==> flow/design.v <==
module adc_mul                   
(
    input  logic         clk_i,                                                
    input  logic         rst_i,                                                
    input  logic [11:0]  x_i,                                                  
    input  logic [11:0]  y_i,                                                  
    input  logic [11:0]  z_i,                                                  
    output logic [11:0]  fp_o                                                  
); 
    logic [31:0]    x_fp;                                                        
    logic [31:0]    y_fp;                                                        
    logic [31:0]    z_fp;                                                        
    logic [31:0]    mul_o_fp;                                                    
    logic [31:0]    div_o_fp;                                                    
    logic [31:0]    x_ffp;                                                       
    fixed_to_float converter1 (	
								.clk_i	    (clk_i) ,
								.rst_i	    (rst_i) ,
                                .fixed_in   (x_i)  ,
                                .float_out  (x_fp)  
                               );    
    fixed_to_float converter2 (
	 							.clk_i	    (clk_i) ,
								.rst_i	    (rst_i) ,
                                .fixed_in   (y_i)   ,
                                .float_out  (y_fp)  
                              );
    fixed_to_float converter3 (
	 							.clk_i      (clk_i) ,
								.rst_i		(rst_i) ,
                                .fixed_in   (z_i)   ,
                                .float_out  (z_fp)  
                              );
    qdiv_f div1 (
		.clk_i		    (clk_i)		    ,
		.rst_i			(rst_i)		    ,
        .a_i            (y_fp)          ,
        .b_i            (z_fp)          ,
        .result_o       (div_o_fp)
    );
    always_ff @( posedge clk_i or posedge rst_i ) begin 
        if(rst_i)begin
            x_ffp <= '0;
        end
        else  begin
            x_ffp <= x_fp;
        end
    end    
    qmul_f mul1 (
		.clk_i 	    	(clk_i)			,
		.rst_i   		(rst_i)		    ,
        .a_i            (x_ffp)         ,
        .b_i            (div_o_fp)      ,
        .result_o       (mul_o_fp)
    );
    float_to_fixed converter4 (	
								.clk_i 		    (clk_i)		     ,
								.rst_i			(rst_i)			 ,
                                .float_input    (mul_o_fp)       ,
                                .fixed_out      (fp_o)
                              );
endmodule
module fixed_to_float ( 
                            input  logic        clk_i       ,
                            input  logic        rst_i       ,
                            input  logic [11:0] fixed_in    ,                                    
                            output logic [31:0] float_out                                        
                      );
    logic [7:0]  exponent;                                                                       
    logic [22:0] mantissa;                                                                       
    logic [11:0] temp_fixed;                                                                     
    logic [4:0]  leading_zeros;                                                                  
    always_comb begin
        temp_fixed = 12'b0;         
        leading_zeros = 5'b0;
        exponent = 8'b0;
        mantissa = 23'b0;
        if (fixed_in == 12'b0) begin
            leading_zeros = 5'd12;                                                                 
        end else begin
    if (fixed_in[11:6] != 6'b000000) begin
        if (fixed_in[11:9] != 3'b000)
            leading_zeros = (fixed_in[11]) ? 5'd0 : (fixed_in[10]) ? 5'd1 : 5'd2;
        else
            leading_zeros = (fixed_in[8]) ? 5'd3 : (fixed_in[7]) ? 5'd4 : 5'd5;
    end else begin
        if (fixed_in[5:3] != 3'b000)
            leading_zeros = (fixed_in[5]) ? 5'd6 : (fixed_in[4]) ? 5'd7 : 5'd8;
        else
            leading_zeros = (fixed_in[2]) ? 5'd9 : (fixed_in[1]) ? 5'd10 : 5'd11;
    end
        end
        if (fixed_in != 0) begin
            exponent = 8'd127 + (5'd11 - leading_zeros);
            temp_fixed = fixed_in << leading_zeros;                                            
            mantissa = temp_fixed[10:0] << 23'd12;    
        end
    end
    always_ff @( posedge clk_i or posedge rst_i ) begin 
        if  (rst_i) begin
            float_out <= 32'b0;
        end
        else  begin
            float_out <=  {1'b0, exponent, mantissa};                                                   
        end
    end
endmodule
 module qdiv_f #(
    parameter I = 9,
    parameter F = 23,
    parameter bias = 8'd127
)
(
    input  logic             clk_i,
    input  logic             rst_i,
    input  logic [(I+F-1):0] a_i,                                                
    input  logic [(I+F-1):0] b_i,                                                
    output logic [(I+F-1):0] result_o                                            
);
    logic                 sign_a;
    logic   [(I-2):0]     exp_a;
    logic   [(F-1):0]     mant_a;
    logic   [F:0]         mant_a_extended;
    logic                 sign_b;
    logic   [(I-2):0]     exp_b;
    logic   [(F-1):0]     mant_b;
    logic   [F:0]         mant_b_extended;
    logic                 result_sign;
    logic   [(I-2):0]     exp_diff;
    logic   [(2*F)+1:0]   mant_quotient;                                         
    logic   [(F-1):0]     result_mant;
    logic   [(I-2):0]     result_exp;
    logic   [(I+F-1):0]   result;
    logic   [(I+F-1):0] zero_result, infinity_result, NaN;
    assign zero_result     = {result_sign, 31'b0};                               
    assign infinity_result = {result_sign, 8'b11111111, 23'b0};                  
    assign NaN             = 32'h7FC00000;                                       
    assign sign_a          = a_i[(I+F-1)];
    assign exp_a           = a_i[(I+F-2):F];
    assign mant_a          = a_i[(F-1):0];
    assign mant_a_extended = (exp_a == 0) ? {1'b0, mant_a} : {1'b1, mant_a};
    assign sign_b          = b_i[(I+F-1)];
    assign exp_b           = b_i[(I+F-2):F];
    assign mant_b          = b_i[(F-1):0];
    assign mant_b_extended = (exp_b == 0) ? {1'b0, mant_b} : {1'b1, mant_b};
    assign result_sign = sign_a ^ sign_b;
    always_comb begin
        exp_diff = '0;
        mant_quotient = '0;                                        
        result_mant = '0;
        result_exp = '0;
        if (exp_a == 0 && mant_a == 0 && exp_b == 0 && mant_b == 0) begin
            result = NaN;
        end else if (exp_a == 0 && mant_a == 0) begin
            result = zero_result;
        end else if (exp_b == 0 && mant_b == 0) begin
            result = infinity_result;
        end else if (exp_a == 8'b11111111 || exp_b == 8'b11111111) begin
            if (exp_a == 8'b11111111 && exp_b == 8'b11111111) begin
                result = NaN;                                                    
            end else begin
                result = infinity_result;                                        
            end
        end else begin
            exp_diff = exp_a - exp_b + bias;
            mant_quotient = {mant_a_extended, {(F+1){1'b0}}} / mant_b_extended;    
            if (mant_quotient[F+1]) begin
                result_mant = mant_quotient[F:1];                                
                result_exp = exp_diff;                                           
            end else begin
                result_mant = mant_quotient[F-1:0];                              
                result_exp = exp_diff - 8'd1;                                    
            end
            if (result_exp >= 8'b11111111) begin         
                result = infinity_result;                                        
            end else if (result_exp <= 0) begin     
                result = zero_result;                                            
            end else begin
                result = {result_sign, result_exp, result_mant};                 
            end
        end
    end
    always_ff @( posedge clk_i or posedge rst_i ) begin 
        if (rst_i) begin
            result_o    <=   '0;            
        end
        else begin
            result_o    <=   result;
        end
    end
endmodule
module qmul_f #(
    parameter I     = 9,                                                                                            
    parameter F     = 23,                                                                                           
    parameter bias  = 8'd127                                                                                           
)(
    input  logic             clk_i,                                                                                 
    input  logic             rst_i,
    input  logic [(I+F-1):0] a_i,                                                                                   
    input  logic [(I+F-1):0] b_i,                                                                                   
    output logic [(I+F-1):0] result_o                                                                               
);
    logic sign_a;
    logic [(I-2):0] exp_a;
    logic [(F-1):0] mant_a;
    logic [F:0]     mant_a_extended;
    logic sign_b;
    logic [(I-2):0] exp_b;
    logic [(F-1):0] mant_b;
    logic [F:0]     mant_b_extended;
    logic               result_sign;
    logic [(I-2):0]     exp_sum;                                                                                     
    logic [(F*2)+1:0]   mant_product;                                                                                
    logic [(F-1):0]     result_mant;
    logic [(I-2):0]     result_exp;
    logic [(I+F-1):0]   result;
    logic [(I+F-1):0] zero_result, infinity_result, NaN;
    assign zero_result     = {1'b0, {(I+F-1){1'b0}}};                                                                
    assign infinity_result = {1'b0, 8'b11111111, {F{1'b0}}};                                                        
    assign NaN             = {1'b0, 8'b11111111, 23'b10000000};                                                      
    assign sign_a          = a_i[(I+F-1)];
    assign exp_a           = a_i[(I+F-2):F];
    assign mant_a          = a_i[(F-1):0];
    assign mant_a_extended = (exp_a == 0) ? {1'b0, mant_a} : {1'b1, mant_a};                                         
    assign sign_b          = b_i[(I+F-1)];
    assign exp_b           = b_i[(I+F-2):F];
    assign mant_b          = b_i[(F-1):0];
    assign mant_b_extended = (exp_b == 0) ? {1'b0, mant_b} : {1'b1, mant_b};                                         
    assign result_sign = sign_a ^ sign_b;
    always_comb begin
        exp_sum = '0;
        mant_product = '0;
        result_mant = '0;
        result_exp = '0;
        if ((exp_a == 0 && mant_a == 0) || (exp_b == 0 && mant_b == 0)) begin
            result = zero_result;                                                                                    
        end 
        else if ((exp_a == 8'b11111111 && mant_a == 0) || (exp_b == 8'b11111111 && mant_b == 0)) begin
            result = infinity_result;                                                                                
        end 
        else if ((exp_a == 8'b11111111 && mant_a != 0) || (exp_b == 8'b11111111 && mant_b != 0)) begin
            result = NaN;                                                                                            
        end 
        else begin
            exp_sum = exp_a + exp_b - bias;
            mant_product = mant_a_extended * mant_b_extended;
            if (mant_product[(2*F) + 1]) begin
                result_mant = mant_product[(2*F):(F+1)];                                                               
                result_exp = exp_sum + 8'd1;                                                                            
            end 
            else begin
                result_mant = mant_product[(2*F)-1:F];                                                               
                result_exp = exp_sum;                                                                                
            end
            if (result_exp >= 8'b11111111) begin
                result = infinity_result;                                                                            
            end 
            else if (result_exp <= 0) begin
                result = zero_result;                                                                                
            end 
            else begin
                result = {result_sign, result_exp, result_mant};                                                     
            end
        end
    end
    always_ff @( posedge clk_i or posedge rst_i ) begin
        if (rst_i) 
            result_o    <=   '0;
        else
            result_o    <=   result;
    end 
endmodule
module float_to_fixed
(
    input   logic        clk_i,
    input   logic        rst_i,
    input   logic [31:0] float_input,                                                                         
    output  logic [11:0] fixed_out                                                                            
);
    logic        sign;
    logic [7:0]  exponent;
    logic [23:0] mantissa;
    logic [23:0] temp_fixed;                                                                                  
    logic [7:0]  exponent_bias;                                                                               
    logic [8:0]  actual_exponent;
    logic [11:0] fixed_output;
    always_comb begin
        actual_exponent = 9'b0;
        exponent_bias = 8'd127;
        sign        = float_input[31];                                                                      
        exponent    = float_input[30:23];
        mantissa    = {1'b1, float_input[22:0]};                                                              
        temp_fixed  = 24'b0;
        if (exponent < exponent_bias) begin
            fixed_output = 12'b0;
        end else if (exponent == 8'hFF) begin
            fixed_output = (float_input[22:0] == 23'b0) ? 12'b111111111111 : 12'b000000000000;                        
        end else begin
            actual_exponent = exponent - exponent_bias;
            if (actual_exponent < 0 && sign == 1'b1 ) begin                                                                   
                fixed_output = 12'b0;                                                                        
            end else if (actual_exponent >= 12) begin                                                        
                fixed_output    = 12'b111111111111;                                                             
            end else begin                                                                                   
                temp_fixed = mantissa >> (9'd23 - actual_exponent);                                          
                fixed_output = temp_fixed[11:0];                                                             
            end
        end
    end
    always_ff @( posedge clk_i or posedge rst_i ) begin
        if (rst_i) begin
            fixed_out     <=   12'b0;
        end
        else begin
            fixed_out     <=   fixed_output;
        end        
    end
endmodule
# Reports on adc_mul
# Module adc_mul before and after one edit of its RTL, step after step.
# "before" refers to lines of the RTL above, "after" to lines of the edited file.
# "diff" is "after" less "before", of the values as shown.
# Operators: Yosys type, input widths -> output width; for muxes data width and select width s.
# Cell names lack the library's common part.
# The mark n/a stands for no value.
# setup
top_module	adc_mul
clock	clk_i
cell_library	sky130hd
lib_corner	tt_025C_1v80

# Edit of the RTL
# Unified diff, file above to edited file.
# The edited RTL no longer does the same as the RTL above: the edit was made by script, with no optimisation intended.
# begin of diff
@@ -308,11 +308,4 @@
         end
     end
-    always_ff @( posedge clk_i or posedge rst_i ) begin
-        if (rst_i) begin
-            fixed_out     <=   12'b0;
-        end
-        else begin
-            fixed_out     <=   fixed_output;
-        end        
-    end
-endmodule
+    always_comb fixed_out = fixed_output;
+endmodule
# end of diff

# Word-level counts
# Counts by Yosys on the flattened word-level netlist (proc, flatten, opt, wreduce; memories kept). Register bits leave out memories and registers merged into their read ports (data or address); mux counts leave out enables and synchronous resets folded into registers. Print and check cells are left out. Cells with the same type and inputs are merged into one.
# op_classes
item	before	after	diff
n_reduce_logical	42	42	0
multipliers	1	1	0
cmp	7	7	0
muxes	74	74	0
eq_ne	5	5	0
add_sub_neg	14	14	0
div	1	1	0
shifts	4	4	0
# ops
operator	before	after	diff
$mux 5	24	24	0
$logic_and 1x1->1	12	12	0
$mux 8	12	12	0
$mux 32	10	10	0
$mux 1	6	6	0
$mux 23	6	6	0
$reduce_bool 3->1	6	6	0
$eq 8x8->1 const B	5	5	0
$logic_not 23->1	5	5	0
$mux 12	5	5	0
$logic_not 8->1	4	4	0
$logic_or 1x1->1	4	4	0
$mux 24	4	4	0
$add 7x8->8 const A	3	3	0
$logic_not 12->1	3	3	0
$mux 2	3	3	0
$mux 4	3	3	0
$reduce_bool 12->1	3	3	0
$reduce_bool 6->1	3	3	0
$shl 12x5->11	3	3	0
$sub 4x5->6 const A	3	3	0
$ge 8x8->1 const B	2	2	0
$le 8x1->1 const B	2	2	0
$reduce_bool 23->1	2	2	0
$add 8x1->8 const B	1	1	0
$add 8x7->8 const B	1	1	0
$add 8x8->8	1	1	0
$div 48x24->48	1	1	0
# Not every row of either side is listed.
# bits
item	before	after	diff
inputBits	38	38	0
output_inout_bits	12	12	0
regBits	200	188	-12

# Logic depth
# Yosys ltp: most cells in a row. Word level: on the elaborated netlist, between registers, memories and ports. Mapped: between sequential cells and ports; inverters and the memories' decode and read muxes count.
# depth
item	before	after	diff
ltp_word	15	15	0
ABC_AREA	0	0	n/a
depth_mapped	575	575	0

# Netlist
# Source: synth_stat.txt of the flow (Yosys; design flattened, memories mapped). It holds for the ABC_AREA given above (unset counts as 0); a run with the other value may have another netlist.
# synth_totals
item	before	after	diff
ff_cells	146	134	-12
n_buf	235	235	0
stdcells	6465	6453	-12
yosys_area_um2	49712.7	49412.4	-300.3
# types
cell_type	before	after	diff
dfrtp_1	146	134	-12
nor2_1	592	592	0
nand2_1	567	567	0
ha_1	542	542	0
a21oi_1	410	410	0
inv_1	401	401	0
o21ai_0	309	309	0
nor3_1	230	230	0
fa_1	223	223	0
xnor2_1	211	211	0
nand3_1	183	183	0
o21a_1	177	177	0
and2_1	172	172	0
a21o_1	166	166	0
clkbuf_1	137	137	0
xor2_1	126	126	0
mux2i_1	100	100	0
nand2b_1	97	97	0
# Not every row of either side is listed.
# By module: a second synthesis without flattening, with its own total; a netlist apart from the flattened one above.
# unflattened
item	before	after	diff
hier_cells	11989	11976	-13
hier_area_um2	87735.4	87431.4	-304.0
# Each row is one instance without its submodules.
# modules_before
mod	mod_area_um2	seq_area_um2	n_inst	n_cells
qdiv_f	60436.7	800.8	1	8962
qmul_f	20373.3	800.8	1	2331
fixed_to_float	1338.8	450.4	3	149
float_to_fixed	2104.5	300.3	1	216
adc_mul	804.5	800.8	1	33
# modules_after
mod	mod_area_um2	seq_area_um2	n_inst	n_cells
qdiv_f	60436.7	800.8	1	8962
qmul_f	20373.3	800.8	1	2331
fixed_to_float	1338.8	450.4	3	149
float_to_fixed	1800.5	0.0	1	203
adc_mul	804.5	800.8	1	33

# Timing after synthesis
# Path of least setup slack by OpenSTA after synthesis, without wires, with an ideal clock, recovery checks aside; 20% of the period is set as input and as output delay. Where synthesis merged equal registers, the netlist keeps one of their names.
# synth_path
item	before	after	diff
path_kind	reg-to-reg	reg-to-reg	n/a
startpoint	reg converter3.float_out[12]	reg converter3.float_out[12]	n/a
endpoint	reg div1.result_o[0]	reg div1.result_o[0]	n/a
setup_time_ps	124	124	0
arrival_ps	100466	100466	0
tclk_ps	95000	95000	0
setup_slack_ps	-5589	-5589	0
t_first_pin_ps	0	0	0
delay_ps	100590	100590	0
stages	552	552	0
period_less_setup_slack_ps	100589	100589	0
# "delay_ps" is the arrival time less input delay plus setup time.
# "stages" counts driving pins, that of a launching flip-flop among them; a cell with two outputs on the path counts twice.
# "period_less_setup_slack_ps" = period - worst setup slack (recovery checks aside). The figure is calculated, with input and output delays left at 20% of the set period.
# Between the ends stands the longest chain of elaborated cells between them, by number of cells; it is not shown to be the way that was timed. Of several equally long chains one is given.
# Each line given opens the expression or statement behind the cell; cells for indexed reads and writes are added by Yosys, which also makes memories of some case tables.
# synth_via_before
path_cell_list	dfrtp_1 > clkbuf_1 > clkinv_1 > clkbuf_1 > clkbuf_1 > clkbuf_1 > ha_1 > a21oi_1 > ha_1 > o21a_1 > a211oi_1 > o22a_1 > ha_1 > a21oi_1 > a21oi_1 > nand2_1 > mux2_2 > ha_1 > (+516 left out) > o21ai_0 > or2b_2 > nor2_1 > and3_4 > nand4_1 > buf_6 > mux2_1 > ha_1 > a21o_1 > a21o_1 > a211oi_1 > o21ai_0 > nor4_1 > nand3_1 > nor4_1 > o2111ai_1 > a2111o_1 > o31a_1
elab_chain_len	14
# synth_rtl_before
item	line	source
start: declaration	67	output logic [31:0] float_out
start: assignment	101	float_out <= 32'b0;
start: assignment	104	float_out <=  {1'b0, exponent, mantissa};
$mux 24	145	assign mant_b_extended = (exp_b == 0) ? {1'b0, mant_b} : {1'b1, mant_b};
$div 48x24->48	166	mant_quotient = {mant_a_extended, {(F+1){1'b0}}} / mant_b_extended;
$mux 8	167	if (mant_quotient[F+1]) begin
$mux 8	158	end else if (exp_a == 8'b11111111 || exp_b == 8'b11111111) begin
$mux 8	156	end else if (exp_b == 0 && mant_b == 0) begin
$mux 8	154	end else if (exp_a == 0 && mant_a == 0) begin
$mux 8	152	if (exp_a == 0 && mant_a == 0 && exp_b == 0 && mant_b == 0) begin
$le 8x1->1	176	end else if (result_exp <= 0) begin
$mux 31	176
$mux 32	174	if (result_exp >= 8'b11111111) begin
$mux 32	158
$mux 32	156
$mux 32	154
$mux 32	152
end: assignment	185	result_o    <=   '0;
end: assignment	188	result_o    <=   result;
end: declaration	118	output logic [(I+F-1):0] result_o
# synth_via_after
path_cell_list	dfrtp_1 > clkbuf_1 > clkinv_1 > clkbuf_1 > clkbuf_1 > clkbuf_1 > ha_1 > a21oi_1 > ha_1 > o21a_1 > a211oi_1 > o22a_1 > ha_1 > a21oi_1 > a21oi_1 > nand2_1 > mux2_2 > ha_1 > (+516 left out) > o21ai_0 > or2b_2 > nor2_1 > and3_4 > nand4_1 > buf_6 > mux2_1 > ha_1 > a21o_1 > a21o_1 > a211oi_1 > o21ai_0 > nor4_1 > nand3_1 > nor4_1 > o2111ai_1 > a2111o_1 > o31a_1
elab_chain_len	14
# synth_rtl_after
item	line	source
start: declaration	67	output logic [31:0] float_out
start: assignment	101	float_out <= 32'b0;
start: assignment	104	float_out <=  {1'b0, exponent, mantissa};
$mux 24	145	assign mant_b_extended = (exp_b == 0) ? {1'b0, mant_b} : {1'b1, mant_b};
$div 48x24->48	166	mant_quotient = {mant_a_extended, {(F+1){1'b0}}} / mant_b_extended;
$mux 8	167	if (mant_quotient[F+1]) begin
$mux 8	158	end else if (exp_a == 8'b11111111 || exp_b == 8'b11111111) begin
$mux 8	156	end else if (exp_b == 0 && mant_b == 0) begin
$mux 8	154	end else if (exp_a == 0 && mant_a == 0) begin
$mux 8	152	if (exp_a == 0 && mant_a == 0 && exp_b == 0 && mant_b == 0) begin
$le 8x1->1	176	end else if (result_exp <= 0) begin
$mux 31	176
$mux 32	174	if (result_exp >= 8'b11111111) begin
$mux 32	158
$mux 32	156
$mux 32	154
$mux 32	152
end: assignment	185	result_o    <=   '0;
end: assignment	188	result_o    <=   result;
end: declaration	118	output logic [(I+F-1):0] result_o

# Path in the finished layout
# From the final timing report of the runs of pair A: the path of least setup slack in the routed layout; clock arrival at registers is part of the times.
# The path's times are printed in steps of 10 ps; the period is the one set.
# layout_path
item	before	after	diff
path_kind	reg-to-reg	reg-to-reg	n/a
startpoint	reg converter3.float_out[29]	reg converter3.float_out[28]	n/a
endpoint	reg div1.result_o[0]	reg div1.result_o[0]	n/a
tclk_ps	91800	91800	0
setup_time_ps	110	100	-10
arrival_ps	89340	89780	440
stages	507	500	-7
t_first_pin_ps	460	470	10
setup_slack_ps	2810	2400	-410
# Between the ends stands the longest chain of elaborated cells between them, by number of cells; it is not shown to be the way that was timed. Of several equally long chains one is given.
# layout_via_before
path_cell_list	dfrtp_1 > or4_4 > nor3_4 > nand2_2 > nor2_2 > a21oi_1 > a21oi_1 > ha_1 > o21a_1 > nor2_2 > or4_4 > nand2_4 > ha_4 > o211ai_1 > a21oi_2 > nand2_2 > mux2_4 > ha_2 > (+471 left out) > or2b_4 > nor2_4 > and3_4 > nand4_1 > buf_6 > buf_4 > mux2_1 > ha_1 > nand4_1 > nor2_1 > a211oi_1 > o21ai_1 > nor4_1 > nand3_1 > nor4_1 > o2111ai_1 > a2111o_1 > o31a_1
elab_chain_len	15
# layout_rtl_before
item	line	source
start: declaration	67	output logic [31:0] float_out
start: assignment	101	float_out <= 32'b0;
start: assignment	104	float_out <=  {1'b0, exponent, mantissa};
$logic_not 8->1	145	assign mant_b_extended = (exp_b == 0) ? {1'b0, mant_b} : {1'b1, mant_b};
$mux 24	145
$div 48x24->48	166	mant_quotient = {mant_a_extended, {(F+1){1'b0}}} / mant_b_extended;
$mux 8	167	if (mant_quotient[F+1]) begin
$mux 8	158	end else if (exp_a == 8'b11111111 || exp_b == 8'b11111111) begin
$mux 8	156	end else if (exp_b == 0 && mant_b == 0) begin
$mux 8	154	end else if (exp_a == 0 && mant_a == 0) begin
$mux 8	152	if (exp_a == 0 && mant_a == 0 && exp_b == 0 && mant_b == 0) begin
$le 8x1->1	176	end else if (result_exp <= 0) begin
$mux 31	176
$mux 32	174	if (result_exp >= 8'b11111111) begin
$mux 32	158
$mux 32	156
$mux 32	154
$mux 32	152
end: assignment	185	result_o    <=   '0;
end: assignment	188	result_o    <=   result;
end: declaration	118	output logic [(I+F-1):0] result_o
# layout_via_after
path_cell_list	dfrtp_1 > or4_4 > nor3_4 > nand2_2 > nor2_2 > a21oi_1 > ha_1 > o21a_1 > nor2_1 > o31ai_2 > nand2_2 > ha_4 > o211ai_1 > a21oi_2 > nand2_2 > mux2_4 > ha_4 > or3_4 > (+464 left out) > or2b_4 > nor2_4 > and3_4 > nand4_1 > buf_6 > buf_4 > mux2_1 > ha_1 > a21o_1 > a21o_1 > a211oi_2 > o21ai_2 > nor4_2 > nand3_1 > nor4_2 > o2111ai_1 > a2111o_1 > o31a_1
elab_chain_len	15
# layout_rtl_after
item	line	source
start: declaration	67	output logic [31:0] float_out
start: assignment	101	float_out <= 32'b0;
start: assignment	104	float_out <=  {1'b0, exponent, mantissa};
$logic_not 8->1	145	assign mant_b_extended = (exp_b == 0) ? {1'b0, mant_b} : {1'b1, mant_b};
$mux 24	145
$div 48x24->48	166	mant_quotient = {mant_a_extended, {(F+1){1'b0}}} / mant_b_extended;
$mux 8	167	if (mant_quotient[F+1]) begin
$mux 8	158	end else if (exp_a == 8'b11111111 || exp_b == 8'b11111111) begin
$mux 8	156	end else if (exp_b == 0 && mant_b == 0) begin
$mux 8	154	end else if (exp_a == 0 && mant_a == 0) begin
$mux 8	152	if (exp_a == 0 && mant_a == 0 && exp_b == 0 && mant_b == 0) begin
$le 8x1->1	176	end else if (result_exp <= 0) begin
$mux 31	176
$mux 32	174	if (result_exp >= 8'b11111111) begin
$mux 32	158
$mux 32	156
$mux 32	154
$mux 32	152
end: assignment	185	result_o    <=   '0;
end: assignment	188	result_o    <=   result;
end: declaration	118	output logic [(I+F-1):0] result_o

# Measured runs
# Runs of the flow (Yosys, OpenROAD) on both versions; the two runs of a pair have the same settings. The constraints put input and output delay at 20% of the set period each and load the outputs with 0.01 pF.
# flow_settings_pair_A
CORE_UTILIZATION	40
period_ns	91.8
CAP_MARGIN	20
CORE_MARGIN	2
SLEW_MARGIN	20
# results_pair_A
item	before	after	diff
period_reached_ps	88994	89404	410
setup_worst_slack_ps	2806	2396	-410
yosys_chip_area_um2	49712.7	49412.4	-300.3
cell_area_final_um2	56832.0	56797.0	-35.0
design_die_area_um2	127117.0	126359.0	-758.0
timing.setup.tns_ps	0	0	0
# flow_settings_pair_B
CAP_MARGIN	25
CELL_PAD_IN_SITES_GLOBAL_PLACEMENT	0
CORE_MARGIN	10
CORE_UTILIZATION	56
CTS_CLUSTER_DIAMETER	204
GPL_ROUTABILITY_DRIVEN	0
GPL_TIMING_DRIVEN	1
PLACE_DENSITY	0.64
TNS_END_PERCENT	80
period_ns	148.0
SLEW_MARGIN	20
# results_pair_B
item	before	after	diff
period_reached_ps	109552	110144	592
setup_worst_slack_ps	38449	37856	-593
yosys_chip_area_um2	49712.7	49412.4	-300.3
cell_area_final_um2	51373.0	51071.5	-301.5
design_die_area_um2	101089.0	100518.0	-571.0
timing.setup.tns_ps	0	0	0
# "period_reached_ps" is the run's clock period less its worst setup slack. It is reckoned from that one timing run; input and output delays stay at 20% of the period that was set.
